==> flow/design.v <==
module CPU_6507(
	output [12:0] addr_bus,
	output reg [7:0] d_out,
	input [7:0] d_in,
	output reg wenb,
	input clk,
	input rstb,
	input rdy
);
reg [7:0] A;
reg [7:0] X;
reg [7:0] Y;
reg carry;
reg intr_disable;
reg overflow;
reg decimal;
reg [7:0] stack_ptr;
reg negative;
reg zero;
reg [15:0] PC;
reg [15:0] full_addr;
assign addr_bus = full_addr[12:0];
reg [7:0] addr_in_buff;
reg [7:0] I;
reg is_reset;
reg [3:0] phase;
wire [7:0] instr = phase == 1 ? d_in : I;
wire isNOP = instr == 8'hEA;
wire isLoadOrStore = instr[7:6] == 2'b10 && !isNOP && !(
		instr == 8'h90 ||
		instr == 8'hB0 ||
		instr[3:0] == 4'h8 ||
		instr[3:0] == 4'hA
	);
wire isLoad = isLoadOrStore && instr[5];
wire isStore = isLoadOrStore && !instr[5];
wire isJSR = instr == 8'h20;
wire isRTS = instr == 8'h60;
wire isRTI = instr == 8'h40;
wire isTransfer = instr == 8'h98 || instr == 8'hA8 || (instr[3:0] == 4'hA && instr[7:6] == 2'b10);
wire isBranch = instr[4:0] == 5'h10;
wire isJump = instr == 8'h4C || instr == 8'h6C;
wire isStack = ~instr[7] && instr[4:0] == 5'h08;
wire pull = instr[5];
wire isSpecial = (~instr[7] && instr[4:0] == 5'h18) || instr == 8'hB8 || instr == 8'hD8 || instr == 8'hF8;
wire isArith = !isLoadOrStore && !isNOP && !isTransfer && !isBranch && !isJump && !isTransfer && !isStack && !isSpecial;
wire isBreak = instr == 8'h00;
wire isImplied = instr[3:0] == 4'hA || instr[3:0] == 4'h8;
wire isImmediate = instr[4:0] == 5'h09 || instr[3:0] == 4'h02 || (instr[7] && ~instr[4] && instr[3:0] == 0); 
wire isIndexed = instr[4];
wire indexedByY = instr[3:0] == 4'h1 || instr[3:0] == 4'h9 || instr == 8'h96 || instr == 8'hB6 || instr == 8'hBE;
wire indexedIndirect = instr[4:0] == 5'h01;
wire indirectIndexed = instr[4:0] == 5'h11;
wire zeropage = (indexedIndirect || indirectIndexed || instr[3:2] == 2'b01) && !isImplied;
wire addr16 = !isImmediate && (instr[3:0] == 4'h9 || instr[3:2] == 2'b11 || instr == 8'h20) && !isImplied;
wire isCompare = (instr[7:5] == 3'b110 && instr[1:0] == 2'b01) || instr[3:0] == 4'h4 || instr[3:0] == 4'h0 || instr[3:0] == 4'hC;
wire isBit = instr == 8'h2C || instr == 8'h24;
wire [7:0] ALU_in1 = ~instr[0] && instr[3:0] != 4'hA && ~instr[7] ? d_in : (  
		instr[7] && instr[1:0] == 2'b00 ? (instr[5] ? X : Y) : (
		instr[7] && instr[1:0] == 2'b01 ? A : (
		(instr[7] && instr[1:0] == 2'b10 && instr != 8'hCA) || isBit ? d_in : (
		instr == 8'hCA ? X : (instr == 8'h88 ? Y : A)
	))));
wire [7:0] ALU_in2 = d_in;
wire [7:0] ALU_nin2 = ~d_in;
reg [8:0] ALU_res;
wire [7:0] ALU_sub = ALU_in1 - ALU_in2;
wire [7:0] ALU_sbc = ALU_sub - !carry;
wire [3:0] ALU_opsel = {instr[0], instr[7:5]};
wire [8:0] CMP_res = {1'b0, ALU_in1} + {1'b0, ALU_nin2} + 9'd1;
always @(*) begin
	case(ALU_opsel)
		0: ALU_res <= {ALU_in1, 1'b0};
		1: ALU_res <= {ALU_in1, carry};
		2: ALU_res <= {ALU_in1[0], 1'b0, ALU_in1[7:1]};
		3: ALU_res <= {ALU_in1[0], carry, ALU_in1[7:1]};
		4: ALU_res <= {carry, ALU_in1 - 1'b1};
		5: ALU_res <= {carry, ALU_in1};
		6: ALU_res <= instr == 8'hC8 ? {carry, ALU_in1 + 1'b1} : {carry, ALU_in1 - 1'b1};
		7: ALU_res <= {carry, ALU_in1 + 1'b1};
		8: ALU_res <= {carry, ALU_in1 | ALU_in2};
		9: ALU_res <= {carry, ALU_in1 & ALU_in2};
		10: ALU_res <= {carry, ALU_in1 ^ ALU_in2};
		11: ALU_res <= ALU_in1 + ALU_in2 + carry;
		12: ALU_res <= {carry, ALU_in1};
		13: ALU_res <= {carry, ALU_in1};
		14: ALU_res <= ALU_in1 + ALU_nin2 + 1'b1;
		15: ALU_res <= ALU_in1 + ALU_nin2 + carry;
	endcase
end
wire toA = !isLoadOrStore && !isCompare && (
		instr[3:0] == 4'h1 ||
		instr[3:0] == 4'h5 ||
		instr[3:0] == 4'h9 ||
		(instr[3:0] == 4'hA && ~instr[7]) ||
		instr[3:0] == 4'hD
	);
wire toY = instr == 8'hC8 || instr == 8'h88;
wire toX = instr == 8'hE8 || instr == 8'hCA;
wire toMem = (instr[3:0] == 4'hE || instr[3:0] == 4'h6) && !isLoadOrStore;
wire loadstoreTargetA = instr[1:0] == 2'b01;
wire loadstoreTargetX = instr[1:0] == 2'b10;
wire loadstoreTargetY = instr[1:0] == 2'b00;
wire [7:0] status_word = {negative, overflow, 1'b0, 1'b0, decimal, intr_disable, zero, carry};
reg should_branch;
always @(*) begin
	case(instr[7:5])
		0: should_branch <= negative == 1'b0;
		1: should_branch <= negative == 1'b1;
		2: should_branch <= overflow == 1'b0;
		3: should_branch <= overflow == 1'b1;
		4: should_branch <= carry == 1'b0;
		5: should_branch <= carry == 1'b1;
		6: should_branch <= zero == 1'b0;
		7: should_branch <= zero == 1'b1;
	endcase
end
wire [2:0] transfer_idx = {instr[1], instr[5:4]};
reg [7:0] transfer_source;
always @(*) begin
	case(transfer_idx)
		1: transfer_source <= Y;
		2: transfer_source <= A;
		4: transfer_source <= X;
		5: transfer_source <= X;
		6: transfer_source <= A;
		7: transfer_source <= stack_ptr;
		default: transfer_source <= A;
	endcase
end
always @(posedge clk) begin
	if(!rstb) begin
		d_out <= 8'h00;
		full_addr <= 16'h0000;
		phase <= 2;
		is_reset <= 1'b1;
		I <= 8'h00;  
		wenb <= 1'b1;
		carry <= 1'b0;
		addr_in_buff <= 8'h00;
		intr_disable <= 1'b1;
		overflow <= 1'b0;
		decimal <= 1'b0;
		stack_ptr <= 8'h00;
		negative <= 1'b0;
		A <= 8'h00;
		X <= 8'h00;
		Y <= 8'h00;
		zero <= 1'b1;
	end else if(rdy) begin
		phase <= phase + 1;
		if(phase == 0) begin
			wenb <= 1'b1;
			full_addr <= PC;
			PC <= PC + 1;
		end else if(phase == 1) begin
			I <= d_in;
			if(isNOP) begin
				phase <= 0;
			end else if(isStack) begin
				if(pull) begin
					full_addr <= {8'h01, stack_ptr + 1'b1};
					stack_ptr <= stack_ptr + 1'b1;
					wenb <= 1'b1;
					phase <= 4;
				end else begin
					full_addr <= {8'h01, stack_ptr};
					stack_ptr <= stack_ptr - 1'b1;
					wenb <= 1'b0;
					d_out <= instr[6] ? A : status_word;
					phase <= 0;
				end
			end else if(isSpecial) begin
				case(instr[7:5])
					0: carry <= 1'b0;
					1: carry <= 1'b1;
					2: intr_disable <= 1'b0;
					3: intr_disable <= 1'b1;
					5: overflow <= 1'b0;
					6: decimal <= 1'b0;
					7: decimal <= 1'b1;
				endcase
				phase <= 0;
			end else if(isRTS || isRTI) begin
				phase <= isRTS ? 14 : 13;
				full_addr <= {8'h01, stack_ptr + 1'b1};
				stack_ptr <= stack_ptr + 1;
				wenb <= 1'b1;
			end else if(isTransfer) begin
				case(transfer_idx)
					1: A <= transfer_source;
					2: Y <= transfer_source;
					4: A <= transfer_source;
					5: stack_ptr <= transfer_source;
					6: X <= transfer_source;
					7: X <= transfer_source;
				endcase
				if(transfer_idx != 5) begin
					negative <= transfer_source[7];
					zero <= transfer_source == 8'h00;
				end
				phase <= 0;
			end else begin
				if(isImmediate || isBranch) begin
					full_addr <= PC;
					PC <= PC + 1;
					phase <= 4;
				end
				if(zeropage || addr16 || isJump || isJSR) begin
					full_addr <= PC;
					PC <= PC + 1;
				end
			end
		end else if(phase == 2) begin
			if(isBreak) begin
				full_addr <= 16'hFFFC | (~is_reset << 1);
			end else begin
				if(zeropage) begin
					if(indexedIndirect) begin
						full_addr <= {8'h00, d_in + X};
						phase <= 8;
					end else if(indirectIndexed) begin
						full_addr <= {8'h00, d_in};
						phase <= 8;
					end else if(isIndexed) begin
						full_addr <= {8'h00, d_in + (indexedByY ? Y : X)};
						phase <= 4;
					end else begin
						full_addr <= {8'h00, d_in};
						phase <= 4;
					end
				end
				if(addr16 || isJump || isJSR) begin
					addr_in_buff <= d_in;
					full_addr <= PC;
					PC <= PC + 1;
					if(isJSR) begin
						phase <= 10;
					end
				end
			end
		end else if(phase == 3) begin
			if(isBreak) begin
				addr_in_buff <= d_in;
				full_addr <= full_addr | 1;
			end else if(addr16 || isJump) begin
				if(instr == 8'h6C) begin
					full_addr <= {d_in, addr_in_buff};
					phase <= 8;
				end else if(isIndexed) begin
					full_addr <= {d_in, addr_in_buff} + (indexedByY ? Y : X);
				end else begin
					full_addr <= {d_in, addr_in_buff};
				end
			end
		end else if(phase == 4) begin
			phase <= 0;
			if(isBreak) begin
				if(is_reset) begin
					PC <= {d_in, addr_in_buff};
				end else begin
					phase <= 10;
				end
				is_reset <= 1'b0;
			end else if(isStack) begin
				if(instr[6]) begin
					A <= d_in;
					negative <= d_in[7];
					zero <= d_in == 8'h00;
				end else begin
					negative <= d_in[7];
					overflow <= d_in[6];
					decimal <= d_in[3];
					intr_disable <= d_in[2];
					zero <= d_in[1];
					carry <= d_in[0];
				end
			end else if(isJump) begin
				PC <= full_addr;
			end else if(isBranch) begin
				if(should_branch) begin
					PC <= PC + {d_in[7], d_in[7], d_in[7], d_in[7], d_in[7], d_in[7], d_in[7], d_in[7], d_in};
				end
			end else if(isBit) begin
				negative <= ALU_in1[7];
				overflow <= ALU_in1[6];
				zero <= (A & d_in) == 8'h00;
			end else if(isLoadOrStore) begin
				if(isLoad) begin
					if(loadstoreTargetA) begin
						A <= d_in;
					end else if(loadstoreTargetX) begin
						X <= d_in;
					end else if(loadstoreTargetY) begin
						Y <= d_in;
					end
					negative <= d_in[7];
					zero <= d_in == 8'h00;
				end else if(isStore) begin
					if(loadstoreTargetA) begin
						d_out <= A;
					end else if(loadstoreTargetX) begin
						d_out <= X;
					end else if(loadstoreTargetY) begin
						d_out <= Y;
					end
					wenb <= 1'b0;
				end
			end else if(toMem) begin
				d_out <= ALU_res[7:0];
				wenb <= 1'b0;
				negative <= ALU_res[7];
				zero <= ALU_res[7:0] == 0;
				if(~instr[7]) begin
					carry <= ALU_res[8];
				end
			end else if(toA) begin
				A <= ALU_res[7:0];
				carry <= ALU_res[8];
				zero <= ALU_res[7:0] == 0;
				negative <= ALU_res[7];
				if(ALU_opsel == 4'd11 || ALU_opsel == 4'd15) begin
					overflow <= (ALU_in1[7] == (ALU_opsel == 4'd11 ? ALU_in2[7] : ALU_nin2[7])) && (ALU_res[7] != ALU_in1[7]);
				end
			end else if(toX) begin
				X <= ALU_res[7:0];
				zero <= ALU_res[7:0] == 0;
				negative <= ALU_res[7];
			end else if(toY) begin
				Y <= ALU_res[7:0];
				zero <= ALU_res[7:0] == 0;
				negative <= ALU_res[7];
			end else if(isCompare) begin
				carry <= CMP_res[8];
				zero <= CMP_res[7:0] == 0;
				negative <= CMP_res[7];
			end
		end else if(phase == 8) begin
			addr_in_buff <= d_in;
			full_addr <= {full_addr[15:8], full_addr[7:0] + 1'b1};
			wenb <= 1'b1;
		end else if(phase == 9) begin
			if(indirectIndexed) begin
				full_addr <= {d_in, addr_in_buff} + Y;
			end else begin
				full_addr <= {d_in, addr_in_buff};
			end
			phase <= 4;
		end else if(phase == 10) begin
			full_addr <= {8'h01, stack_ptr};
			d_out <= PC[15:8];
			PC[15:8] <= d_in;
			wenb <= 1'b0;
			stack_ptr <= stack_ptr - 1;
		end else if(phase == 11) begin
			full_addr <= {8'h01, stack_ptr};
			d_out <= PC[7:0];
			PC[7:0] <= addr_in_buff;
			wenb <= 1'b0;
			stack_ptr <= stack_ptr - 1;
			if(!isBreak) begin
				phase <= 0;
			end
		end else if(phase == 12) begin
			full_addr <= {8'h01, stack_ptr};
			d_out <= status_word;
			wenb <= 1'b0;
			stack_ptr <= stack_ptr - 1;
			phase <= 0;
			intr_disable <= 1'b1;
		end else if(phase == 13) begin
			negative <= d_in[7];
			overflow <= d_in[6];
			decimal <= d_in[3];
			intr_disable <= d_in[2];
			zero <= d_in[1];
			carry <= d_in[0];
			full_addr <= {8'h01, stack_ptr + 1'b1};
			stack_ptr <= stack_ptr + 1;
			wenb <= 1'b1;
		end else if(phase == 14) begin
			PC[7:0] <= d_in;
			full_addr <= {8'h01, stack_ptr + 1'b1};
			stack_ptr <= stack_ptr + 1;
			wenb <= 1'b1;
		end else if(phase == 15) begin
			PC[15:8] <= d_in;
			full_addr <= {8'h01, stack_ptr + 1'b1};
			wenb <= 1'b1;
			phase <= 0;
		end else begin
			phase <= 0;
		end
	end
end
endmodule
======== Step by step through the tools: CPU_6507 ========
What the tools print for CPU_6507, step after step.
Lines are those of the file above, counted from 1.
Not given: n/a
design
  top ..................................... CPU_6507
  clock port .............................. clk
  library ................................. sky130hd
  corner .................................. tt_025C_1v80

======== Word-level counts ========
Counts by Yosys on the flattened word-level netlist (proc, flatten, opt, wreduce; memories kept). Register bits leave out memories and registers merged into their read ports (data or address). Print and check cells are left out.
operators by class
  add/subtract/negate cells ............... 21
  equality and inequality tests ........... 211
  muxes and demuxes ....................... 419
  bitwise logic cells ..................... 17
  reductions and logical operators ........ 119
operator list
  cell                                                                 count
  8-bit 2-to-1 mux                                                     186
  16-bit 2-to-1 mux                                                    28
  1-bit 2-to-1 mux                                                     167
  9-bit case mux with 14-bit select                                    1
  8-bit == test (second input constant)                                15
  4-bit 2-to-1 mux                                                     30
  4-bit == test (second input constant)                                22
  5-bit != test (second input constant)                                16
  6-bit != test (second input constant)                                13
  22-bit AND reduction                                                 3
  3-bit != test (second input constant)                                21
  4-bit != test (second input constant)                                14
  24-bit AND reduction                                                 2
  8-bit zero test                                                      6
  21-bit AND reduction                                                 2
  1-bit logical OR                                                     40
  16-bit by 8-bit adder with 16-bit output                             2
  16-bit AND reduction                                                 2
  2-bit != test (second input constant)                                16
  4-bit by 3-bit == test with 1-bit output (second input constant)     8
  8-bit by 1-bit adder with 8-bit output (second input constant)       4
  8-bit by 7-bit == test with 1-bit output (second input constant)     4
  7-bit != test (second input constant)                                4
  8-bit by 8-bit adder with 9-bit output                               3
  1-bit logical AND                                                    24
  3-bit by 1-bit != test with 1-bit output (second input constant)     8
  3-bit == test (second input constant)                                8
  8-bit by 1-bit subtractor with 8-bit output (second input constant)  3
Other operator kinds: 64; their cells: 135.
bit counts
  bits in registers ....................... 100
  word-level cells ........................ 808

======== Longest topological paths ========
Yosys ltp: most cells in a row. Word level: on the elaborated netlist, between registers, memories and ports. Mapped: between sequential cells and ports; inverters and the memories' decode and read muxes count.
depth
  depth in word-level cells ............... 28
  ABC_AREA ................................ 0
  mapped depth ............................ 25
  mapped depth without buffers ............ 22

======== After synthesis ========
The flow's flattened synthesis, as Yosys stat reports it; memories are mapped. The netlist is that of the ABC_AREA named above (0 if unset); the other value can give another one.
mapped netlist
  cells in the netlist .................... 2084
  cell area after synthesis ............... 14682.8 um^2
  sequential area ......................... 2162.1 um^2
  flip-flop cells ......................... 100
  buffer cells ............................ 167
cells by type
  cell type                  count  area in all (um^2)
  sky130_fd_sc_hd__dfxtp_1   84     1.68E+03
  sky130_fd_sc_hd__ha_1      83     1.04E+03
  sky130_fd_sc_hd__a21oi_1   172    860.826
  sky130_fd_sc_hd__nand2_1   217    814.531
  sky130_fd_sc_hd__nor2_1    202    758.227
  sky130_fd_sc_hd__o21ai_0   133    665.638
  sky130_fd_sc_hd__xnor2_1   65     569.296
  sky130_fd_sc_hd__edfxtp_1  16     480.461
  sky130_fd_sc_hd__clkbuf_1  121    454.186
  sky130_fd_sc_hd__mux2i_1   44     440.422
  sky130_fd_sc_hd__nand3_1   72     360.346
  sky130_fd_sc_hd__a211oi_1  47     352.838
  sky130_fd_sc_hd__nor3_1    66     330.317
  sky130_fd_sc_hd__xor2_1    37     324.061
  sky130_fd_sc_hd__o221ai_1  33     289.027
  sky130_fd_sc_hd__o211ai_1  36     270.259
  sky130_fd_sc_hd__a221oi_1  29     253.994
  sky130_fd_sc_hd__inv_1     63     236.477
Not listed: further types 91, cells in them 564.

======== Path before layout ========
Path of least setup slack by OpenSTA after synthesis, without wires, with an ideal clock, recovery checks aside; 20% of the period is set as input and as output delay. Where synthesis merged equal registers, the netlist keeps one of their names.
path post-synthesis
  kind .................................... input to register
  from .................................... in d_in[2]
  to ...................................... reg Y[7]
  clock period ............................ 9.0 ns
  input delay ............................. 1.800 ns
  setup time .............................. 0.122 ns
  time at the first pin ................... 1.800 ns
  arrival time ............................ 6.634 ns
  path slack .............................. 2.244 ns
  path delay .............................. 4.956 ns
  driving pins on the path ................ 23
  buffers on the path ..................... 5
  synthesis period reached ................ 6.756 ns
"path delay" = arrival - input delay + setup time.
"driving pins on the path" counts driving pins, that of a launching flip-flop among them; a cell with two outputs on the path counts twice.
"synthesis period reached" is the clock period less the worst setup slack; recovery checks do not enter. This is arithmetic on one report: input and output delays are still those of the set period (20% each).
The rows between start and end are the longest chain of elaborated cells between them; the timing report does not say that the signal goes this way. Where chains are equally long, one stands for them.
Each line given opens the expression or statement behind the cell; cells for indexed reads and writes are added by Yosys, which also makes memories of some case tables.
At most two assigning lines are given for a register; there are more.
between the ends, post-synthesis
  path through ............................ sky130_fd_sc_hd__buf_2 -> sky130_fd_sc_hd__or4b_4 -> sky130_fd_sc_hd__buf_6 -> sky130_fd_sc_hd__or4_4 -> sky130_fd_sc_hd__buf_6 -> sky130_fd_sc_hd__a21bo_1 -> sky130_fd_sc_hd__nand3_1 -> sky130_fd_sc_hd__a31oi_2 -> sky130_fd_sc_hd__nor2_1 -> sky130_fd_sc_hd__ha_1 -> sky130_fd_sc_hd__clkbuf_1 -> sky130_fd_sc_hd__a21o_1 -> sky130_fd_sc_hd__a21oi_1 -> sky130_fd_sc_hd__o21ai_0 -> sky130_fd_sc_hd__xnor2_1 -> sky130_fd_sc_hd__a41o_1 -> sky130_fd_sc_hd__a21oi_1 -> sky130_fd_sc_hd__o32a_1 -> sky130_fd_sc_hd__a211oi_1 -> sky130_fd_sc_hd__and2_1 -> sky130_fd_sc_hd__buf_6 -> sky130_fd_sc_hd__a211oi_1 -> sky130_fd_sc_hd__o311a_1
  length of the longest elaborated chain .. 25
  elaborated cells between the ends (all ways) .. 133
  those cells by class .................... add/sub (7); eq/ne (50); mux (29); logic (4); reduce/logical (43)
RTL lines, path post-synthesis
  item                           line  text
  from (decl)                    4     input [7:0] d_in,
  8-bit 2-to-1 mux               27    wire [7:0] instr = phase == 1 ? d_in : I;
  8-bit == test                  62    instr == 8'hCA ? X : (instr == 8'h88 ? Y : A)
  8-bit 2-to-1 mux (2 in a row)  62
  8-bit 2-to-1 mux               61    (instr[7] && instr[1:0] == 2'b10 && instr != 8'hCA) || isBit ? d_in : (
  8-bit 2-to-1 mux               60    instr[7] && instr[1:0] == 2'b01 ? A : (
  8-bit 2-to-1 mux               59    instr[7] && instr[1:0] == 2'b00 ? (instr[5] ? X : Y) : (
  8-bit 2-to-1 mux               58    wire [7:0] ALU_in1 = ~instr[0] && instr[3:0] != 4'hA && ~instr[7] ? d_in : (
  [10 not listed]                n/a
  8-bit 2-to-1 mux               278   end else if(isJump) begin
  8-bit 2-to-1 mux               265   end else if(isStack) begin
  8-bit 2-to-1 mux               258   if(isBreak) begin
  8-bit 2-to-1 mux               256   end else if(phase == 4) begin
  8-bit 2-to-1 mux               242   end else if(phase == 3) begin
  8-bit 2-to-1 mux               214   end else if(phase == 2) begin
  8-bit 2-to-1 mux               156   end else if(phase == 1) begin
  to (assign)                    192   2: Y <= transfer_source;
  to (assign)                    295   Y <= d_in;
  to (decl)                      12    reg [7:0] Y;

======== Timing after layout ========
Path of least setup slack in the final report of run C (OpenROAD, finished layout, wires in). Where an end is a register, its clock arrival counts in the times.
path after layout
  kind .................................... input to register
  from .................................... in d_in[7]
  to ...................................... reg full_addr[7]
  clock period ............................ 7.79 ns
  input delay ............................. 1.56 ns
  setup time .............................. 0.16 ns
  time at the first pin ................... 1.56 ns
  arrival time ............................ 7.36 ns
  path slack .............................. 0.69 ns
  driving pins on the path ................ 13
  buffers on the path ..................... 4
The rows between start and end are the longest chain of elaborated cells between them; the timing report does not say that the signal goes this way. Where chains are equally long, one stands for them.
At most two assigning lines are given for a register; there are more.
between the ends, after layout
  path through ............................ sky130_fd_sc_hd__buf_4 -> sky130_fd_sc_hd__buf_2 -> sky130_fd_sc_hd__clkbuf_2 -> sky130_fd_sc_hd__inv_1 -> sky130_fd_sc_hd__nand4_1 -> sky130_fd_sc_hd__nand2_1 -> sky130_fd_sc_hd__nor2_4 -> sky130_fd_sc_hd__a32oi_1 -> sky130_fd_sc_hd__o221ai_2 -> sky130_fd_sc_hd__clkbuf_1 -> sky130_fd_sc_hd__inv_1 -> sky130_fd_sc_hd__o211ai_1 -> sky130_fd_sc_hd__a41oi_1
  length of the longest elaborated chain .. 18
  elaborated cells between the ends (all ways) .. 77
  those cells by class .................... add/sub (3); eq/ne (22); mux (23); logic (1); reduce/logical (28)
RTL lines, path after layout
  item                            line  text
  from (decl)                     4     input [7:0] d_in,
  8-bit 2-to-1 mux                27    wire [7:0] instr = phase == 1 ? d_in : I;
  1-bit logical AND (2 in a row)  49    wire isImmediate = instr[4:0] == 5'h09 || instr[3:0] == 4'h02 || (instr[7] && ~instr[4] && instr[3:0] == 0);
  1-bit logical OR                49
  1-bit zero test                 55    wire addr16 = !isImmediate && (instr[3:0] == 4'h9 || instr[3:2] == 2'b11 || instr == 8'h20) && !isImplied;
  1-bit logical AND (2 in a row)  55
  1-bit logical OR (3 in a row)   209   if(zeropage || addr16 || isJump || isJSR) begin
  16-bit 2-to-1 mux               209
  16-bit 2-to-1 mux               189   end else if(isTransfer) begin
  16-bit 2-to-1 mux               184   end else if(isRTS || isRTI) begin
  16-bit 2-to-1 mux               173   end else if(isSpecial) begin
  16-bit 2-to-1 mux               160   end else if(isStack) begin
  16-bit 2-to-1 mux               158   if(isNOP) begin
  16-bit 2-to-1 mux               156   end else if(phase == 1) begin
  16-bit 2-to-1 mux               152   if(phase == 0) begin
  to (assign)                     162   full_addr <= {8'h01, stack_ptr + 1'b1};
  to (assign)                     167   full_addr <= {8'h01, stack_ptr};
  to (decl)                       21    reg [15:0] full_addr;

==> results <==
Measured data: module CPU_6507, platform sky130hd, 3 stored runs of the flow under differing settings, order arbitrary. Input and output delays are each 20% of the period that was set; the output load is 0.01 pF.
"achieved clock period (ns)": clock period set for the run, less the worst setup slack. It is reckoned from that one timing run; input and output delays stay at 20% of the period that was set.
"finish__power__total": no workload was simulated; the value follows from the tool's default switching activity.

Flow files of run A
==> flow/run.sh <==
#!/bin/bash
# the make line also repeats the synthesis and layout settings of config.mk as NAME=value (left out here)
make -C /OpenROAD-flow-scripts/flow DESIGN_CONFIG=/design/flow/config.mk WORK_HOME=/design/flow/orfs CLKGATE_MAP_FILE= finish
==> flow/config.mk <==
export PLATFORM = sky130hd
export DESIGN_NAME = CPU_6507
export DESIGN_NICKNAME = CPU_6507
export VERILOG_FILES = /design/flow/design.v
export SDC_FILE = /design/flow/constraint.sdc
export NUM_CORES = 4
export LEC_CHECK = 0
export ABC_AREA = 0
export CAP_MARGIN = 20
export CELL_PAD_IN_SITES_DETAIL_PLACEMENT = 2
export CELL_PAD_IN_SITES_GLOBAL_PLACEMENT = 3
export CORE_ASPECT_RATIO = 1.61
export CORE_MARGIN = 6
export CORE_UTILIZATION = 51
export CTS_CLUSTER_DIAMETER = 297
export CTS_CLUSTER_SIZE = 29
export GPL_ROUTABILITY_DRIVEN = 0
export GPL_TIMING_DRIVEN = 0
export HOLD_SLACK_MARGIN = -0.03
export MAX_ROUTING_LAYER = met5
export MIN_ROUTING_LAYER = met2
export PLACE_DENSITY = 0.37
export SETUP_SLACK_MARGIN = 0.99
export SLEW_MARGIN = 40
export TNS_END_PERCENT = 10
==> flow/constraint.sdc <==
create_clock -name core_clock -period 7.79 [get_ports {clk}]
set_input_delay 1.5580 -clock core_clock [delete_from_list [all_inputs] [get_ports {clk}]]
set_output_delay 1.5580 -clock core_clock [all_outputs]
set_load 0.01 [all_outputs]

report of run A: did not finish, place, GPL-0301

Flow files of run B
==> flow/run.sh <==
#!/bin/bash
# the make line also repeats the synthesis and layout settings of config.mk as NAME=value (left out here)
make -C /OpenROAD-flow-scripts/flow DESIGN_CONFIG=/design/flow/config.mk WORK_HOME=/design/flow/orfs CLKGATE_MAP_FILE= finish
==> flow/config.mk <==
export PLATFORM = sky130hd
export DESIGN_NAME = CPU_6507
export DESIGN_NICKNAME = CPU_6507
export VERILOG_FILES = /design/flow/design.v
export SDC_FILE = /design/flow/constraint.sdc
export NUM_CORES = 4
export LEC_CHECK = 0
export ABC_AREA = 0
export CAP_MARGIN = 20
export CELL_PAD_IN_SITES_DETAIL_PLACEMENT = 0
export CELL_PAD_IN_SITES_GLOBAL_PLACEMENT = 3
export CORE_ASPECT_RATIO = 1.61
export CORE_MARGIN = 6
export CORE_UTILIZATION = 51
export CTS_CLUSTER_DIAMETER = 297
export CTS_CLUSTER_SIZE = 29
export GPL_ROUTABILITY_DRIVEN = 1
export GPL_TIMING_DRIVEN = 0
export HOLD_SLACK_MARGIN = -0.03
export MAX_ROUTING_LAYER = met5
export MIN_ROUTING_LAYER = met2
export PLACE_DENSITY_LB_ADDON = 0.23
export SETUP_SLACK_MARGIN = 0.99
export SLEW_MARGIN = 40
export TNS_END_PERCENT = 10
==> flow/constraint.sdc <==
create_clock -name core_clock -period 7.79 [get_ports {clk}]
set_input_delay 1.5580 -clock core_clock [delete_from_list [all_inputs] [get_ports {clk}]]
set_output_delay 1.5580 -clock core_clock [all_outputs]
set_load 0.01 [all_outputs]

report of run B: did not finish, place, FLW-0024

Flow files of run C
==> flow/run.sh <==
#!/bin/bash
# the make line also repeats the synthesis and layout settings of config.mk as NAME=value (left out here)
make -C /OpenROAD-flow-scripts/flow DESIGN_CONFIG=/design/flow/config.mk WORK_HOME=/design/flow/orfs CLKGATE_MAP_FILE= finish
==> flow/config.mk <==
export PLATFORM = sky130hd
export DESIGN_NAME = CPU_6507
export DESIGN_NICKNAME = CPU_6507
export VERILOG_FILES = /design/flow/design.v
export SDC_FILE = /design/flow/constraint.sdc
export NUM_CORES = 4
export LEC_CHECK = 0
export ABC_AREA = 0
export CAP_MARGIN = 20
export CELL_PAD_IN_SITES_DETAIL_PLACEMENT = 2
export CELL_PAD_IN_SITES_GLOBAL_PLACEMENT = 3
export CORE_MARGIN = 2
export CORE_UTILIZATION = 23
export CTS_CLUSTER_SIZE = 29
export GPL_ROUTABILITY_DRIVEN = 1
export GPL_TIMING_DRIVEN = 0
export MAX_ROUTING_LAYER = met4
export MIN_ROUTING_LAYER = met2
export PLACE_DENSITY = 0.37
export SETUP_SLACK_MARGIN = 0.99
export SLEW_MARGIN = 40
export TNS_END_PERCENT = 65
==> flow/constraint.sdc <==
create_clock -name core_clock -period 7.79 [get_ports {clk}]
set_input_delay 1.5580 -clock core_clock [delete_from_list [all_inputs] [get_ports {clk}]]
set_output_delay 1.5580 -clock core_clock [all_outputs]
set_load 0.01 [all_outputs]

report of run C
yosys chip area after synthesis (um^2): 14682.8
finish__design__die__area: 65874.4
finish__design__instance__area__stdcell: 18116.1
finish__timing__setup__ws: 0.685
finish__timing__setup__tns: 0.000
finish__timing__hold__ws: 0.538
finish__power__total: 4.349e-03
achieved clock period (ns): 7.105
